==> flow/design.v <==
 `timescale 1ns / 1ps
module TIA(A,  
			Din,  
			Dout,  
			CS_n,  
			CS,  
			R_W_n,  
			RDY,  
			MASTERCLK,  
			BUS_EN,  
			idump_in,  
			Ilatch,  
			HSYNC,  
			HBLANK,  
			VSYNC,  
			VBLANK,  
			COLOROUT,  
			RES_n,  
			audv0,  
			audv1);  
   input [5:0] A;
   input [7:0] Din;
   output [7:0] Dout;
   input [2:0] 	CS_n;
   input 	CS;
   input 	R_W_n;
   output 	RDY;
   input 	MASTERCLK;
   input 	BUS_EN;
   input [1:0] 	Ilatch; 			 
   input [3:0] 	idump_in; 		 
   output 	HSYNC, HBLANK;
   output 	VSYNC, VBLANK;
   output [7:0] COLOROUT;
   input wire	RES_n;
   output reg [3:0] audv0, audv1;
   reg [7:0] 	Dout;
   wire 	HSYNC;
   reg 		VSYNC, VBLANK;
   reg [7:0] 	hCount;
   reg [3:0] 	hCountReset;
   reg clk_30;
   reg [7:0] clk_30_count;
   wire [3:0] Idump;
   wire [1:0] latchedInputsValue;
   reg 	      inputLatchEnabled, inputLatchReset;
   reg [1:0]  latchedInputs;
   always @(posedge MASTERCLK  )  
   begin
		if (~RES_n) begin
			hCount <= 8'd0;
			hCountReset[3:1] <= 3'd0;
			clk_30 <= 0;
			clk_30_count <= 0;
			latchedInputs <= 2'b11;
		end
		else begin
			if (inputLatchReset)
				 latchedInputs <= 2'b11;
			 else
				 latchedInputs <= latchedInputs & Ilatch;
			if (clk_30_count == 57) begin
				 clk_30 <= ~clk_30;
				 clk_30_count <= 0;
			 end else begin
				 clk_30_count <= clk_30_count + 1;
			 end
	 		 if ((hCountReset[3]) ||(hCount == 8'd227))			 
			    hCount <= 8'd0;
			 else
				 hCount <= hCount + 8'd1;
			 hCountReset[3:1] <= hCountReset[2:0];
		end
   end  
   assign HSYNC = (hCount >= 8'd20) && (hCount <  8'd36);
   assign HBLANK = (hCount < 8'd68);
   reg [7:0] player0Pos, r_player0Pos, player1Pos, r_player1Pos, missile0Pos, missile1Pos, ballPos;
   reg [4:0] player0Size, player1Size;
   reg [7:0] player0Color, player1Color, ballColor, pfColor, bgColor;
   reg [3:0] player0Motion, player1Motion, missile0Motion, missile1Motion,
				 ballMotion;
   reg 	     missile0Enable, missile1Enable, ballEnable, R_ballEnable;
   reg [1:0] ballSize;
   reg [19:0] pfGraphic, r_pfGraphic;
   reg [7:0]  player0Graphic, player1Graphic;
   reg [7:0]  R_player0Graphic, R_player1Graphic;
   reg 	      pfReflect, player0Reflect, player1Reflect;
   reg 	      prioCtrl;
   reg 	      pfColorCtrl;
   reg [14:0] collisionLatch;
   reg 	      missile0Lock, missile1Lock;
   reg 	      player0VertDelay, player1VertDelay, ballVertDelay;
   reg [3:0]  audc0, audc1;
   reg [4:0]  audf0, audf1;
   wire [7:0] pixelNum;
	assign pixelNum = (hCount >= 8'd68) ? (hCount - 8'd68) : 8'd227;
   wire [5:0] pfPixelNum;
   wire       pfPixelOn, pfLeftPixelVal, pfRightPixelVal;
   assign pfPixelNum = pixelNum[7:2];							 
   wire [63:0] pfGraphicExt = {44'd0, pfGraphic};	 
   assign pfLeftPixelVal  = pfGraphicExt[pfPixelNum];
   assign pfRightPixelVal = (pfReflect == 1'b0) ? pfGraphicExt[pfPixelNum - 6'd20]:
										pfGraphicExt[6'd39 - pfPixelNum];
   assign pfPixelOn = (pfPixelNum < 6'd20)? pfLeftPixelVal : pfRightPixelVal;
   wire       pl0PixelOn;
   wire [7:0] pl0Mask, pl0MaskDel;
	reg  [7:0] player0Gfx_2clk;							 
	reg        HBLANKdelay;
	assign pl0MaskDel = (player0VertDelay)? R_player0Graphic : player0Gfx_2clk;
   assign pl0Mask = (!player0Reflect)? pl0MaskDel : {pl0MaskDel[0], pl0MaskDel[1],
																	  pl0MaskDel[2], pl0MaskDel[3],
																	  pl0MaskDel[4], pl0MaskDel[5],
																	  pl0MaskDel[6], pl0MaskDel[7]};
	reg [7:0] r1_player0Pos, r2_player0Pos, r3_player0Pos;
	reg [7:0] r1_player1Pos, r2_player1Pos, r3_player1Pos;
	reg pl0Reset, pl1Reset;
	always @ (posedge MASTERCLK)
	if (~RES_n) begin
		r1_player0Pos <= 0; r2_player0Pos <= 0; r3_player0Pos <= 0; r_player0Pos <= 0;
		r1_player1Pos <= 0; r2_player1Pos <= 0; r3_player1Pos <= 0; r_player1Pos <= 0;
		pfGraphic <= 0; player0Gfx_2clk <= 0;
	end
	else if (BUS_EN)
	begin
		r1_player0Pos <= player0Pos;
		r2_player0Pos <= r1_player0Pos;
		r3_player0Pos <= r2_player0Pos;
		r_player0Pos  <= r3_player0Pos;
		r1_player1Pos <= player1Pos;
		r2_player1Pos <= r1_player1Pos;
		r3_player1Pos <= r2_player1Pos;
		r_player1Pos  <= r3_player1Pos;
		pfGraphic     	 <= r_pfGraphic;
		player0Gfx_2clk <= player0Graphic;
	end
	objPlayersPixelOn objpl0 (pixelNum, r_player0Pos, player0Size[2:0], pl0Mask, pl0Reset, pl0PixelOn);
   wire       pl1PixelOn;
   wire [7:0] pl1Mask, pl1MaskDel;
   assign pl1MaskDel = (player1VertDelay)? R_player1Graphic : player1Graphic;
   assign pl1Mask = (!player1Reflect)? pl1MaskDel : {pl1MaskDel[0], pl1MaskDel[1],
																	  pl1MaskDel[2], pl1MaskDel[3],
																	  pl1MaskDel[4], pl1MaskDel[5],
																	  pl1MaskDel[6], pl1MaskDel[7]};
   objPlayersPixelOn objpl1 (pixelNum, r_player1Pos, player1Size[2:0], pl1Mask, pl1Reset, pl1PixelOn);
   wire       mis0PixelOn, mis0PixelOut;
   wire [7:0] mis0ActualPos;
   reg  [7:0] mis0Mask;
   always @*
   begin
		case(player0Size[4:3])
		  2'd0: mis0Mask <= 8'h01;
		  2'd1: mis0Mask <= 8'h03;
		  2'd2: mis0Mask <= 8'h0F;
		  2'd3: mis0Mask <= 8'hFF;
		endcase
   end  
   assign mis0ActualPos = (missile0Lock)? player0Pos : missile0Pos;
   objPixelOn objpix1 (pixelNum, mis0ActualPos, player0Size[2:0], mis0Mask, mis0PixelOut);
   assign mis0PixelOn = mis0PixelOut && missile0Enable;
   wire mis1PixelOn, mis1PixelOut;
   wire [7:0] mis1ActualPos;
   reg [7:0]  mis1Mask;
	always @*
   begin
		case(player1Size[4:3])
		  2'd0: mis1Mask <= 8'h01;
		  2'd1: mis1Mask <= 8'h03;
		  2'd2: mis1Mask <= 8'h0F;
		  2'd3: mis1Mask <= 8'hFF;
		endcase
   end   
   assign mis1ActualPos = (missile1Lock) ? player1Pos : missile1Pos;
   objPixelOn objpix4 (pixelNum, mis1ActualPos, player1Size[2:0], mis1Mask, mis1PixelOut);
   assign mis1PixelOn = mis1PixelOut  & missile1Enable;			 
   wire ballPixelOut, ballPixelOn, ballEnableDel;
   reg [7:0] ballMask  ;
   always @*
   begin
		case(ballSize)
		  2'd0: ballMask <= 8'h01;
		  2'd1: ballMask <= 8'h03;
		  2'd2: ballMask <= 8'h0F;
		  2'd3: ballMask <= 8'hFF;
		endcase
   end  
   objPixelOn objball (pixelNum, ballPos, 3'd0, ballMask, ballPixelOut);
   assign ballEnableDel = ((ballVertDelay)? R_ballEnable : ballEnable);
   assign ballPixelOn = ballPixelOut && ballEnableDel;
   reg [7:0] pfActualColor;
   always @*
   begin
		if (pfColorCtrl)
		begin
	     if (pfPixelNum < 6'd20)
	       pfActualColor <= player0Color;
	     else
	       pfActualColor <= player1Color;
		end
		else
			pfActualColor <= pfColor;
   end  
   reg [7:0] pixelColor;
   assign COLOROUT = (HBLANK || HBLANKdelay) ? 8'b0 : pixelColor;				 
   always @*
   begin
		if (!prioCtrl)
		begin
		  if (pl0PixelOn || mis0PixelOn)
				 pixelColor <= player0Color;
		  else if( ballPixelOn)		 
				 pixelColor <=  pfColor  ;			 
		  else if (pl1PixelOn || mis1PixelOn)
				 pixelColor <= player1Color;
		  else if (pfPixelOn)
				 pixelColor <= pfActualColor;
		  else
				 pixelColor <= bgColor;
		end
		else begin
			if (pfPixelOn)
			  pixelColor <= pfActualColor;
		   else if( ballPixelOn)
				 pixelColor <=  pfColor;
			else if (pl0PixelOn || mis0PixelOn)
			  pixelColor <= player0Color;
		   else if (pl1PixelOn || mis1PixelOn)
			  pixelColor <= player1Color;
		   else if( ballPixelOn)
				 pixelColor <=  pfColor;
			else
			  pixelColor <= bgColor;
		end
   end  
   wire [14:0] collisions;
   reg 	      collisionLatchReset;
   assign collisions = {pl0PixelOn && pl1PixelOn, mis0PixelOn && mis1PixelOn,
								ballPixelOn && pfPixelOn,
								mis1PixelOn && pfPixelOn, mis1PixelOn && ballPixelOn,
								mis0PixelOn && pfPixelOn, mis0PixelOn && ballPixelOn,
								pl1PixelOn && pfPixelOn, pl1PixelOn && ballPixelOn,
								pl0PixelOn && pfPixelOn, pl0PixelOn && ballPixelOn,
								mis1PixelOn && pl0PixelOn, mis1PixelOn && pl1PixelOn,
								mis0PixelOn && pl1PixelOn, mis0PixelOn && pl0PixelOn};
	always @(posedge MASTERCLK)
   begin
		if (~RES_n || collisionLatchReset)
		  collisionLatch <= 15'b000000000000000;
		else
		  collisionLatch <= collisionLatch | collisions;
   end  
   reg wSync, wSyncReset;
   always @(posedge MASTERCLK)
   begin
		if (~RES_n)
			wSync <= 1'b0;
		else if (hCount == 8'd3)
			wSync <= 1'b0;
		else if (wSyncReset && hCount > 8'd5)
			wSync <= 1'b1;
   end  
   assign RDY = ~wSync;
   assign latchedInputsValue = (inputLatchEnabled)? latchedInputs : Ilatch;
   reg inputDumpEnabled;
   assign Idump = (inputDumpEnabled)? 4'b0000 : idump_in;
   always @(posedge MASTERCLK)
   begin
		if (~RES_n) begin
			inputLatchEnabled <= 1'b0;
			inputDumpEnabled <= 1'b0;
			VSYNC <= 1'b0;
			player0Pos <= 8'd0; player1Pos <= 8'd0;
			missile0Pos <= 8'd0; missile1Pos <= 8'd0; ballPos <= 8'd0;
			player0Size <= 5'd0; player1Size <= 5'd0;
			player0Color <= 8'd0; player1Color <= 8'd0; pfColor <= 8'd0; bgColor <= 8'd0;
			pfReflect <= 1'b0; pfColorCtrl <= 1'b0; prioCtrl <= 1'b0; ballSize <= 2'd0;
			player0Reflect <= 1'b0; player1Reflect <= 1'b0;
			r_pfGraphic <= 20'd0;
			audc0 <= 4'd0; audc1 <= 4'd0; audf0 <= 5'd0; audf1 <= 5'd0;
			audv0 <= 4'd0; audv1 <= 4'd0;
			player0Graphic <= 8'd0; player1Graphic <= 8'd0;
			R_player0Graphic <= 8'd0; R_player1Graphic <= 8'd0;
			ballEnable <= 1'b0; R_ballEnable <= 1'b0;
			missile0Enable <= 1'b0; missile1Enable <= 1'b0;
			player0Motion <= 4'd0; player1Motion <= 4'd0; missile0Motion <= 4'd0;
			missile1Motion <= 4'd0; ballMotion <= 4'd0;
			player0VertDelay <= 1'b0; player1VertDelay <= 1'b0; ballVertDelay <= 1'b0;
			missile0Lock <= 1'b0; missile1Lock <= 1'b0;
			inputLatchReset <= 1'b0;
			collisionLatchReset <= 1'b0;
			hCountReset[0] <= 1'b0;
			wSyncReset <= 1'b0;
			Dout <= 8'b00000000;
			VBLANK <= 0;
			pl0Reset <= 0;
			pl1Reset <= 0;
			HBLANKdelay <= 0;
		end
		else if (!BUS_EN) begin
		end
		else if (CS && !CS_n) begin
			inputLatchReset <= ({R_W_n, A[5:0]} == 7'h01 && Din[6] && !inputLatchEnabled);
			collisionLatchReset <= ({R_W_n, A[5:0]} == 7'h2C);
			hCountReset[0] <= ({R_W_n, A[5:0]} == 7'h03);
			wSyncReset <= ({R_W_n, A[5:0]} == 7'h02) && !wSync;
			case({R_W_n, A[5:0]})
			  7'h70: 	Dout <= {collisionLatch[1:0],6'b000000};
			  7'h71: 	Dout <= {collisionLatch[3:2],6'b000000};
			  7'h72: 	Dout <= {collisionLatch[5:4],6'b000000};
			  7'h73: 	Dout <= {collisionLatch[7:6],6'b000000};
			  7'h74: 	Dout <= {collisionLatch[9:8],6'b000000};
			  7'h75: 	Dout <= {collisionLatch[11:10],6'b000000};
			  7'h76: 	Dout <= {collisionLatch[12],7'b0000000};
			  7'h77: 	Dout <= {collisionLatch[14:13],6'b000000};
			  7'h78: 	Dout <= {Idump[0], 7'b0000000};
			  7'h79: 	Dout <= {Idump[1], 7'b0000000};
			  7'h7A: 	Dout <= {Idump[2], 7'b0000000};
			  7'h7B: 	Dout <= {Idump[3], 7'b0000000};
			  7'h7C: 	Dout <= {latchedInputsValue[0], 7'b0000000};
			  7'h7D: 	Dout <= {latchedInputsValue[1], 7'b0000000};
			  7'h00: VSYNC <= Din[1];
			  7'h01: begin
					inputLatchEnabled <= Din[6];
					inputDumpEnabled <= Din[7];
					VBLANK <= Din[1];
			  end
			  7'h02:	begin
			  		pl0Reset <= 0;
					pl1Reset <= 0;
				end
			  7'h03:;
			  7'h04: player0Size <= {Din[5:4],Din[2:0]};
			  7'h05: player1Size <= {Din[5:4],Din[2:0]};
			  7'h06: player0Color <= Din;
			  7'h07: player1Color <= Din;
			  7'h08: pfColor <= Din;
			  7'h09: bgColor <= Din;
			  7'h0A: begin
					pfReflect <= Din[0];
					pfColorCtrl <= Din[1];
					prioCtrl <= Din[2];
					ballSize <= Din[5:4];
			  end
			  7'h0B: player0Reflect <= Din[3];
			  7'h0C: player1Reflect <= Din[3];
			  7'h0D: r_pfGraphic[3:0] <= Din[7:4];    
			  7'h0E: r_pfGraphic[11:4] <= {Din[0], Din[1], Din[2], Din[3], Din[4], Din[5], Din[6], Din[7]};  
			  7'h0F: r_pfGraphic[19:12] <= Din[7:0];   
			  7'h10:
			   begin
						player0Pos <= pixelNum + 2;   	 
						if( hCount <  8'd68)					 
						   player0Pos <= 0;
						pl0Reset <= 1;
			   end
			  7'h11:
			   begin
						player1Pos <= pixelNum + 2;		 
						if( hCount <  8'd68)					 
						   player1Pos <= 0;
						pl1Reset <= 1;
			   end
			  7'h12: missile0Pos <= pixelNum + 1;
			  7'h13: missile1Pos <= pixelNum + 1;
			  7'h14:
			   begin
					ballPos <= pixelNum   - 1 +  1;					 
					if( hCount <  8'd68)				 
						ballPos <= hCount - 8'd68 + 8'd2;
				end
			  7'h15: audc0 <= Din[3:0];
			  7'h16: audc1 <= Din[3:0];
			  7'h17: audf0 <= Din[4:0];
			  7'h18: audf1 <= Din[4:0];
			  7'h19: audv0 <= Din[3:0];
			  7'h1A: audv1 <= Din[3:0];
			  7'h1B: begin
					player0Graphic <= {Din[0], Din[1], Din[2], Din[3],
										  	 Din[4], Din[5], Din[6], Din[7]};
					R_player1Graphic <= player1Graphic;
			  end
			  7'h1C: begin
					player1Graphic <= {Din[0], Din[1], Din[2], Din[3],
											 Din[4], Din[5], Din[6], Din[7]};
					R_player0Graphic <= player0Graphic;
					R_ballEnable <= ballEnable;
			  end
			  7'h1D: missile0Enable <= Din[1];
			  7'h1E: missile1Enable <= Din[1];
			  7'h1F: ballEnable <= Din[1];
			  7'h20: player0Motion <= Din[7:4];
			  7'h21: player1Motion <= Din[7:4];
			  7'h22: missile0Motion <= Din[7:4];
			  7'h23: missile1Motion <= Din[7:4];
			  7'h24: ballMotion <= Din[7:4];
			  7'h25: player0VertDelay <= Din[0];
			  7'h26: player1VertDelay <= Din[0];
			  7'h27: ballVertDelay <= Din[0];
			  7'h28: missile0Lock <= Din[1];
			  7'h29: missile1Lock <= Din[1];
			  7'h2A: begin
					player0Pos <= player0Pos - {{4{player0Motion[3]}}, player0Motion[3:0]};
					player1Pos <= player1Pos - {{4{player1Motion[3]}},	player1Motion[3:0]};
					missile0Pos <= missile0Pos - {{4{missile0Motion[3]}},	missile0Motion[3:0]};
					missile1Pos <= missile1Pos - {{4{missile1Motion[3]}},	missile1Motion[3:0]};
					ballPos <= ballPos - {{4{ballMotion[3]}},ballMotion[3:0]};
					if( ballPos - {{4{ballMotion[3]}},ballMotion[3:0]} >= 8'd227)
						ballPos <= 0;
					if( HBLANK) begin
						HBLANKdelay <= 1;
					end
			  end
			  7'h2B: begin
					player0Motion <= 0;  
					player1Motion <= 0;  
					missile0Motion <= 0;  
					missile1Motion <= 0;  
					ballMotion <= 0;  
			  end
			  7'h2C:;
			  default: Dout <= 8'b00000000;
			endcase
		end  
		else begin
			inputLatchReset <= 1'b0;
			collisionLatchReset <= 1'b0;
			hCountReset[0] <= 1'b0;
			wSyncReset <= 1'b0;
			Dout <= 8'b00000000;
			if( HBLANK) begin
				pl0Reset <= 0;
				pl1Reset <= 0;
			end
			if( hCount >= (8'd68 + 8'd7)) HBLANKdelay <= 0;
		end
  end  
endmodule
module objPixelOn(pixelNum, objPos, objSize, objMask, pixelOn);
   input [7:0] pixelNum, objPos, objMask;
   input [2:0] objSize;
   output      pixelOn;
   wire [7:0]  objIndex;
   wire [8:0]  objByteIndex;
   wire        objMaskOn, objPosOn;
   reg 	       objSizeOn;
   reg [2:0]   objMaskSel;
	assign objIndex = pixelNum - objPos - 8'd1;
   assign objByteIndex = 9'b1 << (objIndex[7:3]);
   always @*
   begin
		case (objSize)
		  3'd0: objSizeOn <= (objByteIndex & 9'b00000001) != 0;
		  3'd1: objSizeOn <= (objByteIndex & 9'b00000101) != 0;		 
		  3'd2: objSizeOn <= (objByteIndex & 9'b00010001) != 0;
		  3'd3: objSizeOn <= (objByteIndex & 9'b00010101) != 0;
		  3'd4: objSizeOn <= (objByteIndex & 9'b10000001) != 0;
		  3'd5: objSizeOn <= (objByteIndex & 9'b00000011) != 0;
		  3'd6: objSizeOn <= (objByteIndex &  9'b100010001) != 0;		 
		  3'd7: objSizeOn <= (objByteIndex & 9'b00001111) != 0;
		endcase
   end  
   always @*
   begin
		case (objSize)
		  3'd5: objMaskSel <= objIndex[3:1];
		  3'd7: objMaskSel <= objIndex[4:2];
		  default: objMaskSel <= objIndex[2:0];
		endcase
   end  
   assign objMaskOn = objMask[objMaskSel];
   assign objPosOn = (pixelNum > objPos) && ({1'b0, pixelNum} <= {1'b0, objPos} + 9'd72);
   assign pixelOn = objSizeOn && objMaskOn && objPosOn;
endmodule
module objPlayersPixelOn(pixelNum, objPos, objSize, objMask, plReset, pixelOn);
   input [7:0] pixelNum, objPos, objMask;
   input [2:0] objSize;
	input  		plReset;
   output      pixelOn;
   wire [7:0]  objIndex;
   wire [8:0]  objByteIndex;
   wire        objMaskOn, objPosOn;
   reg 	       objSizeOn;
   reg [2:0]   objMaskSel;
	assign objIndex = pixelNum - objPos - 8'd1;
   assign objByteIndex = 9'b1 << (objIndex[7:3]);
   always @*
   begin
		case (objSize)
		  3'd0: objSizeOn <= (objByteIndex & 9'b00000001 & ~plReset) != 0;
		  3'd1: objSizeOn <= (plReset) ? ((objByteIndex & 9'b00000100) != 0) : ((objByteIndex & 9'b0000101) != 0);
		  3'd2: objSizeOn <= (plReset) ? ((objByteIndex & 9'b00010000) != 0) : ((objByteIndex & 9'b00010001) != 0);
		  3'd3: objSizeOn <= (plReset) ? ((objByteIndex & 9'b00010100) != 0) : ((objByteIndex & 9'b00010101) != 0);
		  3'd4: objSizeOn <= (objByteIndex & 9'b10000001 & ~plReset) != 0;
		  3'd5: objSizeOn <= (objByteIndex & 9'b00000011 & ~plReset) != 0;
		  3'd6: objSizeOn <= (plReset) ? ((objByteIndex &  9'b100010000) != 0) : ((objByteIndex &  9'b100010001) != 0);
		  3'd7: objSizeOn <= (objByteIndex & 9'b00001111 & ~plReset) != 0;
		endcase
   end  
   always @*
   begin
		case (objSize)
		  3'd5: objMaskSel <= objIndex[3:1];
		  3'd7: objMaskSel <= objIndex[4:2];
		  default: objMaskSel <= objIndex[2:0];
		endcase
   end  
   assign objMaskOn = objMask[objMaskSel];
   assign objPosOn = (pixelNum > objPos) && ({1'b0, pixelNum} <= {1'b0, objPos} + 9'd72);
   assign pixelOn = objSizeOn && objMaskOn && objPosOn;
endmodule
-- From RTL to reports: TIA
What the tools print for TIA, step after step.
Lines are those of the file above, counted from 1.
Cell names lack the library's common part.
Not given: n/a
- top: TIA
- clock port: MASTERCLK
- cell library: sky130hd
- library corner: tt_025C_1v80

-- Elaborated design
Counts by Yosys on the flattened word-level netlist (proc, flatten, opt, wreduce; memories kept). Register bits leave out memories and registers merged into their read ports (data or address). Print and check cells are left out. Cells with the same type and inputs are merged into one.
- add/subtract/negate cells: 29
- noted multipliers: 0
- noted divide/modulo/power cells: 0
- magnitude comparators: 18
- equal/unequal tests: 88
- shifts and indexed selects at 13
- noted muxes and demuxes: 71
- noted bitwise gates (word level): 15
- noted reduce/logical cells: 142
- operators by type and width (operator ; number):
    32-bit nonzero test ; 34
    64-bit by 6-bit variable part select with 1-bit output ; 3
    8-bit 2-to-1 mux ; 23
    8-bit parallel mux with 15-bit select ; 1
    3-bit AND reduction ; 38
    7-bit by 5-bit == test with 1-bit output (second input constant) ; 16
    7-bit == test (second input constant) ; 14
    8-bit parallel mux with 4-bit select ; 3
    7-bit by 6-bit == test with 1-bit output (second input constant) ; 13
    8-bit subtractor ; 10
    8-bit parallel mux with 2-bit select ; 5
    1-bit by 32-bit AND with 32-bit output ; 2
    1-bit inverter with 32-bit output ; 2
    2-bit by 32-bit AND with 32-bit output ; 2
    4-bit by 32-bit AND with 32-bit output ; 2
    8-bit by 32-bit AND with 32-bit output ; 2
    7-bit by 4-bit == test with 1-bit output (second input constant) ; 8
    8-bit by 1-bit subtractor with 8-bit output (second input constant) ; 6
    45-bit OR reduction ; 1
    8-bit by 7-bit adder with 9-bit output (second input constant) ; 5
    8-bit by 9-bit less-or-equal comparator with 1-bit output ; 5
    8-bit by 3-bit variable part select with 1-bit output ; 5
    8-bit > comparator ; 5
    4-bit parallel mux with 2-bit select ; 5
    1-bit logical AND ; 38
    1-bit by 5-bit left shift with 9-bit output (first input constant) ; 4
    1-bit parallel mux with 8-bit select ; 4
    7-bit by 3-bit == test with 1-bit output (second input constant) ; 4
Not listed: further kinds 43, cells in them 116.
- noted register bits: 318
- bits in latches at 0
- memory bits (writable) at 0
- noted ROM bits: 0
- word width x clocked read ports at 0
- memory cells at 0
- input bits at 28
- output and inout bits at 29
- word-level cells: 443

-- Longest topological paths
Depth = most cells in a row (Yosys ltp): at word level without a register or memory, in the mapped netlist without a sequential cell, where the memories' decode and read muxes count.
- noted depth in word-level cells: 17
- ABC_AREA at 0
- gate-level depth with buffers at 26
- depth with buffers taken out at 21

-- Synthesis result
The flow's flattened synthesis, as Yosys stat reports it; memories are mapped. The netlist is that of the ABC_AREA named above (0 if unset); the other value can give another one.
The area totals of this step are shown rounded.
- cell types (type ; number ; total area (um^2)):
    dfxtp_1 ; 312 ; 6245.99
    mux2i_1 ; 160 ; 1.6E+03
    ha_1 ; 115 ; 1438.88
    nand2_1 ; 348 ; 1.31E+03
    nor2b_1 ; 169 ; 1.06E+03
    a21boi_0 ; 113 ; 848.314
    xnor2_1 ; 82 ; 718.189
    a21oi_1 ; 114 ; 570.547
    nor2_1 ; 149 ; 559.286
    inv_1 ; 119 ; 446.678
    clkbuf_1 ; 115 ; 431.664
    nand3_1 ; 83 ; 415.398
    o21ai_0 ; 81 ; 405.389
    mux4_2 ; 17 ; 382.867
    o211a_1 ; 38 ; 380.365
    a21o_1 ; 41 ; 307.795
    a31oi_1 ; 36 ; 225.216
    nand2b_1 ; 35 ; 218.96
Not listed: further types 97, cells in them 528.
- mapped cells at 2655
- mapped area: 21700 um^2
- noted sequential area: 6250 um^2
- mapped flip-flops: 312
- noted buffer cells: 158
By module: a second synthesis without flattening, with its own total; a netlist apart from the flattened one above.
- cell total of the unflattened synthesis: 2635
- noted area total of the unflattened synthesis: 21600 um^2
Each row is one instance without its submodules.
- by module (module ; times used ; cells ; area (um^2) ; seq. area (um^2)):
    TIA ; 1 ; 1940 ; 16600 ; 6250
    objPixelOn ; 3 ; 133 ; 975 ; 0.0
    objPlayersPixelOn ; 2 ; 148 ; 1040 ; 0.0

-- Path before layout
OpenSTA on the mapped netlist: ideal clock, no wires. The path of least setup slack (recovery checks aside). Input and output delay are each 20% of the period. Register names are those of the netlist, which keeps one name where synthesis merged equal registers.
- kind: register to output
- start point: register hCount[1]
- end point: output port COLOROUT[6]
- clock period at 12.0 ns
- noted external output delay: 2.400 ns
- noted time at the first pin: 0.000 ns
- arrival at 5.357 ns
- data required time: 9.600 ns
- noted path slack: 4.243 ns
- delay of the path: 5.357 ns
- driving pins on the path at 26
- buffers on the path: 5
- period reached after synthesis: 7.757 ns
"delay of the path" = arrival - input delay + setup time.
At an output port there is no setup time.
"driving pins on the path": output pins that drive a net of the path, with the launching flip-flop's if there is one; two outputs of one cell count as two.
"period reached after synthesis" = period - worst setup slack (recovery checks aside). The figure is calculated, with input and output delays left at 20% of the set period.
Between the ends stands the longest chain of elaborated cells between them, by number of cells; it is not shown to be the way that was timed. Of several equally long chains one is given.
Each line given opens the expression or statement behind the cell; cells for indexed reads and writes are added by Yosys, which also makes memories of some case tables.
At most two assigning lines are given for a register; there are more.
- path through: dfxtp_1 inv_1 clkbuf_1 ha_1 and2_1 a221oi_2 buf_2 buf_2 nor2_1 inv_1 ha_1 ha_1 nand2b_1 a211oi_1 a21oi_1 o21ai_1 o21ai_1 xnor2_1 a211o_1 a31oi_1 o31a_4 or2_1 buf_6 buf_6 a311o_1 a21oi_1
- length of the longest elaborated chain: 17
- elaborated cells between the ends (all ways) at 133
- classes of those cells: add/sub: 13; compare: 13; shift: 13; mux: 31; logic: 9; reduce/logical: 54
- ends and longest elaborated chain, post-synthesis (element ; RTL line ; text):
    start: declaration ; 40 ; reg [7:0] hCount;
    start: assignment ; 51 ; hCount <= 8'd0;
    start: assignment ; 71 ; hCount <= hCount + 8'd1;
    8-bit by 7-bit greater-or-equal comparator with 1-bit output ; 96 ; assign pixelNum = (hCount >= 8'd68) ? (hCount - 8'd68) : 8'd227;
    8-bit 2-to-1 mux ; 96 ;
    8-bit subtractor ; 483 ; assign objIndex = pixelNum - objPos - 8'd1;
    8-bit by 1-bit subtractor with 8-bit output ; 483 ;
    1-bit by 5-bit left shift with 9-bit output ; 484 ; assign objByteIndex = 9'b1 << (objIndex[7:3]);
    4-bit by 32-bit AND with 32-bit output ; 495 ; 3'd7: objSizeOn <= (objByteIndex & 9'b00001111 & ~plReset) != 0;
    32-bit nonzero test ; 495 ;
    [3 not listed] ; n/a ;
    1-bit logical OR ; 226 ; else if (pl1PixelOn || mis1PixelOn)
    8-bit 2-to-1 mux ; 226 ;
    8-bit 2-to-1 mux ; 224 ; else if (pl0PixelOn || mis0PixelOn)
    8-bit 2-to-1 mux ; 222 ; else if( ballPixelOn)
    8-bit 2-to-1 mux ; 220 ; if (pfPixelOn)
    8-bit 2-to-1 mux ; 206 ; if (!prioCtrl)
    8-bit 2-to-1 mux ; 203 ; assign COLOROUT = (HBLANK || HBLANKdelay) ? 8'b0 : pixelColor;
    end: declaration ; 34 ; output [7:0] COLOROUT;

-- Timing after layout
From the final timing report of entry A: the path of least setup slack in the routed layout; clock arrival at registers is part of the times.
- kind: register to output
- start point: register hCount[1]
- end point: output port COLOROUT[5]
- clock period at 8.88 ns
- noted external output delay: 1.78 ns
- noted time at the first pin: 0.58 ns
- arrival at 6.95 ns
- data required time: 7.10 ns
- noted path slack: 0.16 ns
- driving pins on the path at 23
- buffers on the path: 4
Between the ends stands the longest chain of elaborated cells between them, by number of cells; it is not shown to be the way that was timed. Of several equally long chains one is given.
At most two assigning lines are given for a register; there are more.
- path through: dfxtp_4 clkinvlp_4 buf_4 ha_1 a21bo_2 or3_1 nand2_2 inv_1 buf_4 ha_1 a31o_2 a211oi_2 nor2_1 xor2_2 nand4b_1 o311ai_2 o21ai_2 o21ai_4 clkbuf_4 a222oi_1 nand3_1 o21ai_1 clkdlybuf4s50_1
- length of the longest elaborated chain: 17
- elaborated cells between the ends (all ways) at 133
- classes of those cells: add/sub: 13; compare: 13; shift: 13; mux: 31; logic: 9; reduce/logical: 54
- ends and longest elaborated chain, post-layout (element ; RTL line ; text):
    start: declaration ; 40 ; reg [7:0] hCount;
    start: assignment ; 51 ; hCount <= 8'd0;
    start: assignment ; 71 ; hCount <= hCount + 8'd1;
    8-bit by 7-bit greater-or-equal comparator with 1-bit output ; 96 ; assign pixelNum = (hCount >= 8'd68) ? (hCount - 8'd68) : 8'd227;
    8-bit 2-to-1 mux ; 96 ;
    8-bit subtractor ; 483 ; assign objIndex = pixelNum - objPos - 8'd1;
    8-bit by 1-bit subtractor with 8-bit output ; 483 ;
    1-bit by 5-bit left shift with 9-bit output ; 484 ; assign objByteIndex = 9'b1 << (objIndex[7:3]);
    4-bit by 32-bit AND with 32-bit output ; 495 ; 3'd7: objSizeOn <= (objByteIndex & 9'b00001111 & ~plReset) != 0;
    32-bit nonzero test ; 495 ;
    [3 not listed] ; n/a ;
    1-bit logical OR ; 226 ; else if (pl1PixelOn || mis1PixelOn)
    8-bit 2-to-1 mux ; 226 ;
    8-bit 2-to-1 mux ; 224 ; else if (pl0PixelOn || mis0PixelOn)
    8-bit 2-to-1 mux ; 222 ; else if( ballPixelOn)
    8-bit 2-to-1 mux ; 220 ; if (pfPixelOn)
    8-bit 2-to-1 mux ; 206 ; if (!prioCtrl)
    8-bit 2-to-1 mux ; 203 ; assign COLOROUT = (HBLANK || HBLANKdelay) ? 8'b0 : pixelColor;
    end: declaration ; 34 ; output [7:0] COLOROUT;

Lab notebook: TIA

Below are 3 stored runs of the flow (Yosys, OpenROAD; platform sky130hd) on TIA, each with its settings and what was measured, unordered. Constraints: input delay and output delay 20% of the set period each, output load 0.01 pF.
"period achieved": clock period set for the run, less the worst setup slack. It is reckoned from that one timing run; input and output delays stay at 20% of the period that was set.
"time on the worst setup path": the worst setup path's part of the clock period (all of it between registers, 20% less for each end at a port) less its slack. A launch clock that arrives late makes it longer, a capture clock that arrives late makes it shorter.
The results are shown rounded.

Entry A
Settings were CORE_ASPECT_RATIO = 0.94; CORE_UTILIZATION = 44; GPL_TIMING_DRIVEN = 0; PLACE_DENSITY_LB_ADDON = 0.07; SLEW_MARGIN = 40; period_ns = 8.88; CAP_MARGIN = 20; CORE_MARGIN = 2
- noted the worst-case hold slack: 0.439 ns
- area inside the die boundary at 51,200 um^2
- period achieved at 8.723 ns
- noted the sum of negative setup slack: 0.000 ns
- mapped cell area after synthesis: 21,700 um^2
- smallest setup slack: 0.157 ns
- noted the standard-cell area after layout: 24,900 um^2
- time on the worst setup path at 6.95 ns
- worst setup path type: register to output

Entry B
Settings were CORE_MARGIN = 6; CORE_UTILIZATION = 46; CTS_CLUSTER_SIZE = 79; GPL_TIMING_DRIVEN = 0; PLACE_DENSITY_LB_ADDON = 0.03; SETUP_SLACK_MARGIN = 1.35; SLEW_MARGIN = 0; TNS_END_PERCENT = 65; period_ns = 10.9; CAP_MARGIN = 20
- noted the worst-case hold slack: 0.442 ns
- area inside the die boundary at 52,600 um^2
- period achieved at 9.359 ns
- noted the sum of negative setup slack: 0.000 ns
- mapped cell area after synthesis: 21,700 um^2
- smallest setup slack: 1.54 ns
- noted the standard-cell area after layout: 24,700 um^2
- time on the worst setup path at 7.18 ns
- worst setup path type: register to output

Entry C
Settings were CORE_UTILIZATION = 49; CTS_CLUSTER_DIAMETER = 193; GPL_ROUTABILITY_DRIVEN = 1; MAX_ROUTING_LAYER = met5; PLACE_DENSITY = 0.53; TNS_END_PERCENT = 70; period_ns = 8.3; CAP_MARGIN = 20; CORE_MARGIN = 2; SLEW_MARGIN = 20
- noted the worst-case hold slack: 0.429 ns
- area inside the die boundary at 46,100 um^2
- period achieved at 8.067 ns
- noted the sum of negative setup slack: 0.000 ns
- mapped cell area after synthesis: 21,700 um^2
- smallest setup slack: 0.233 ns
- noted the standard-cell area after layout: 24,300 um^2
- time on the worst setup path at 6.41 ns
- worst setup path type: register to output
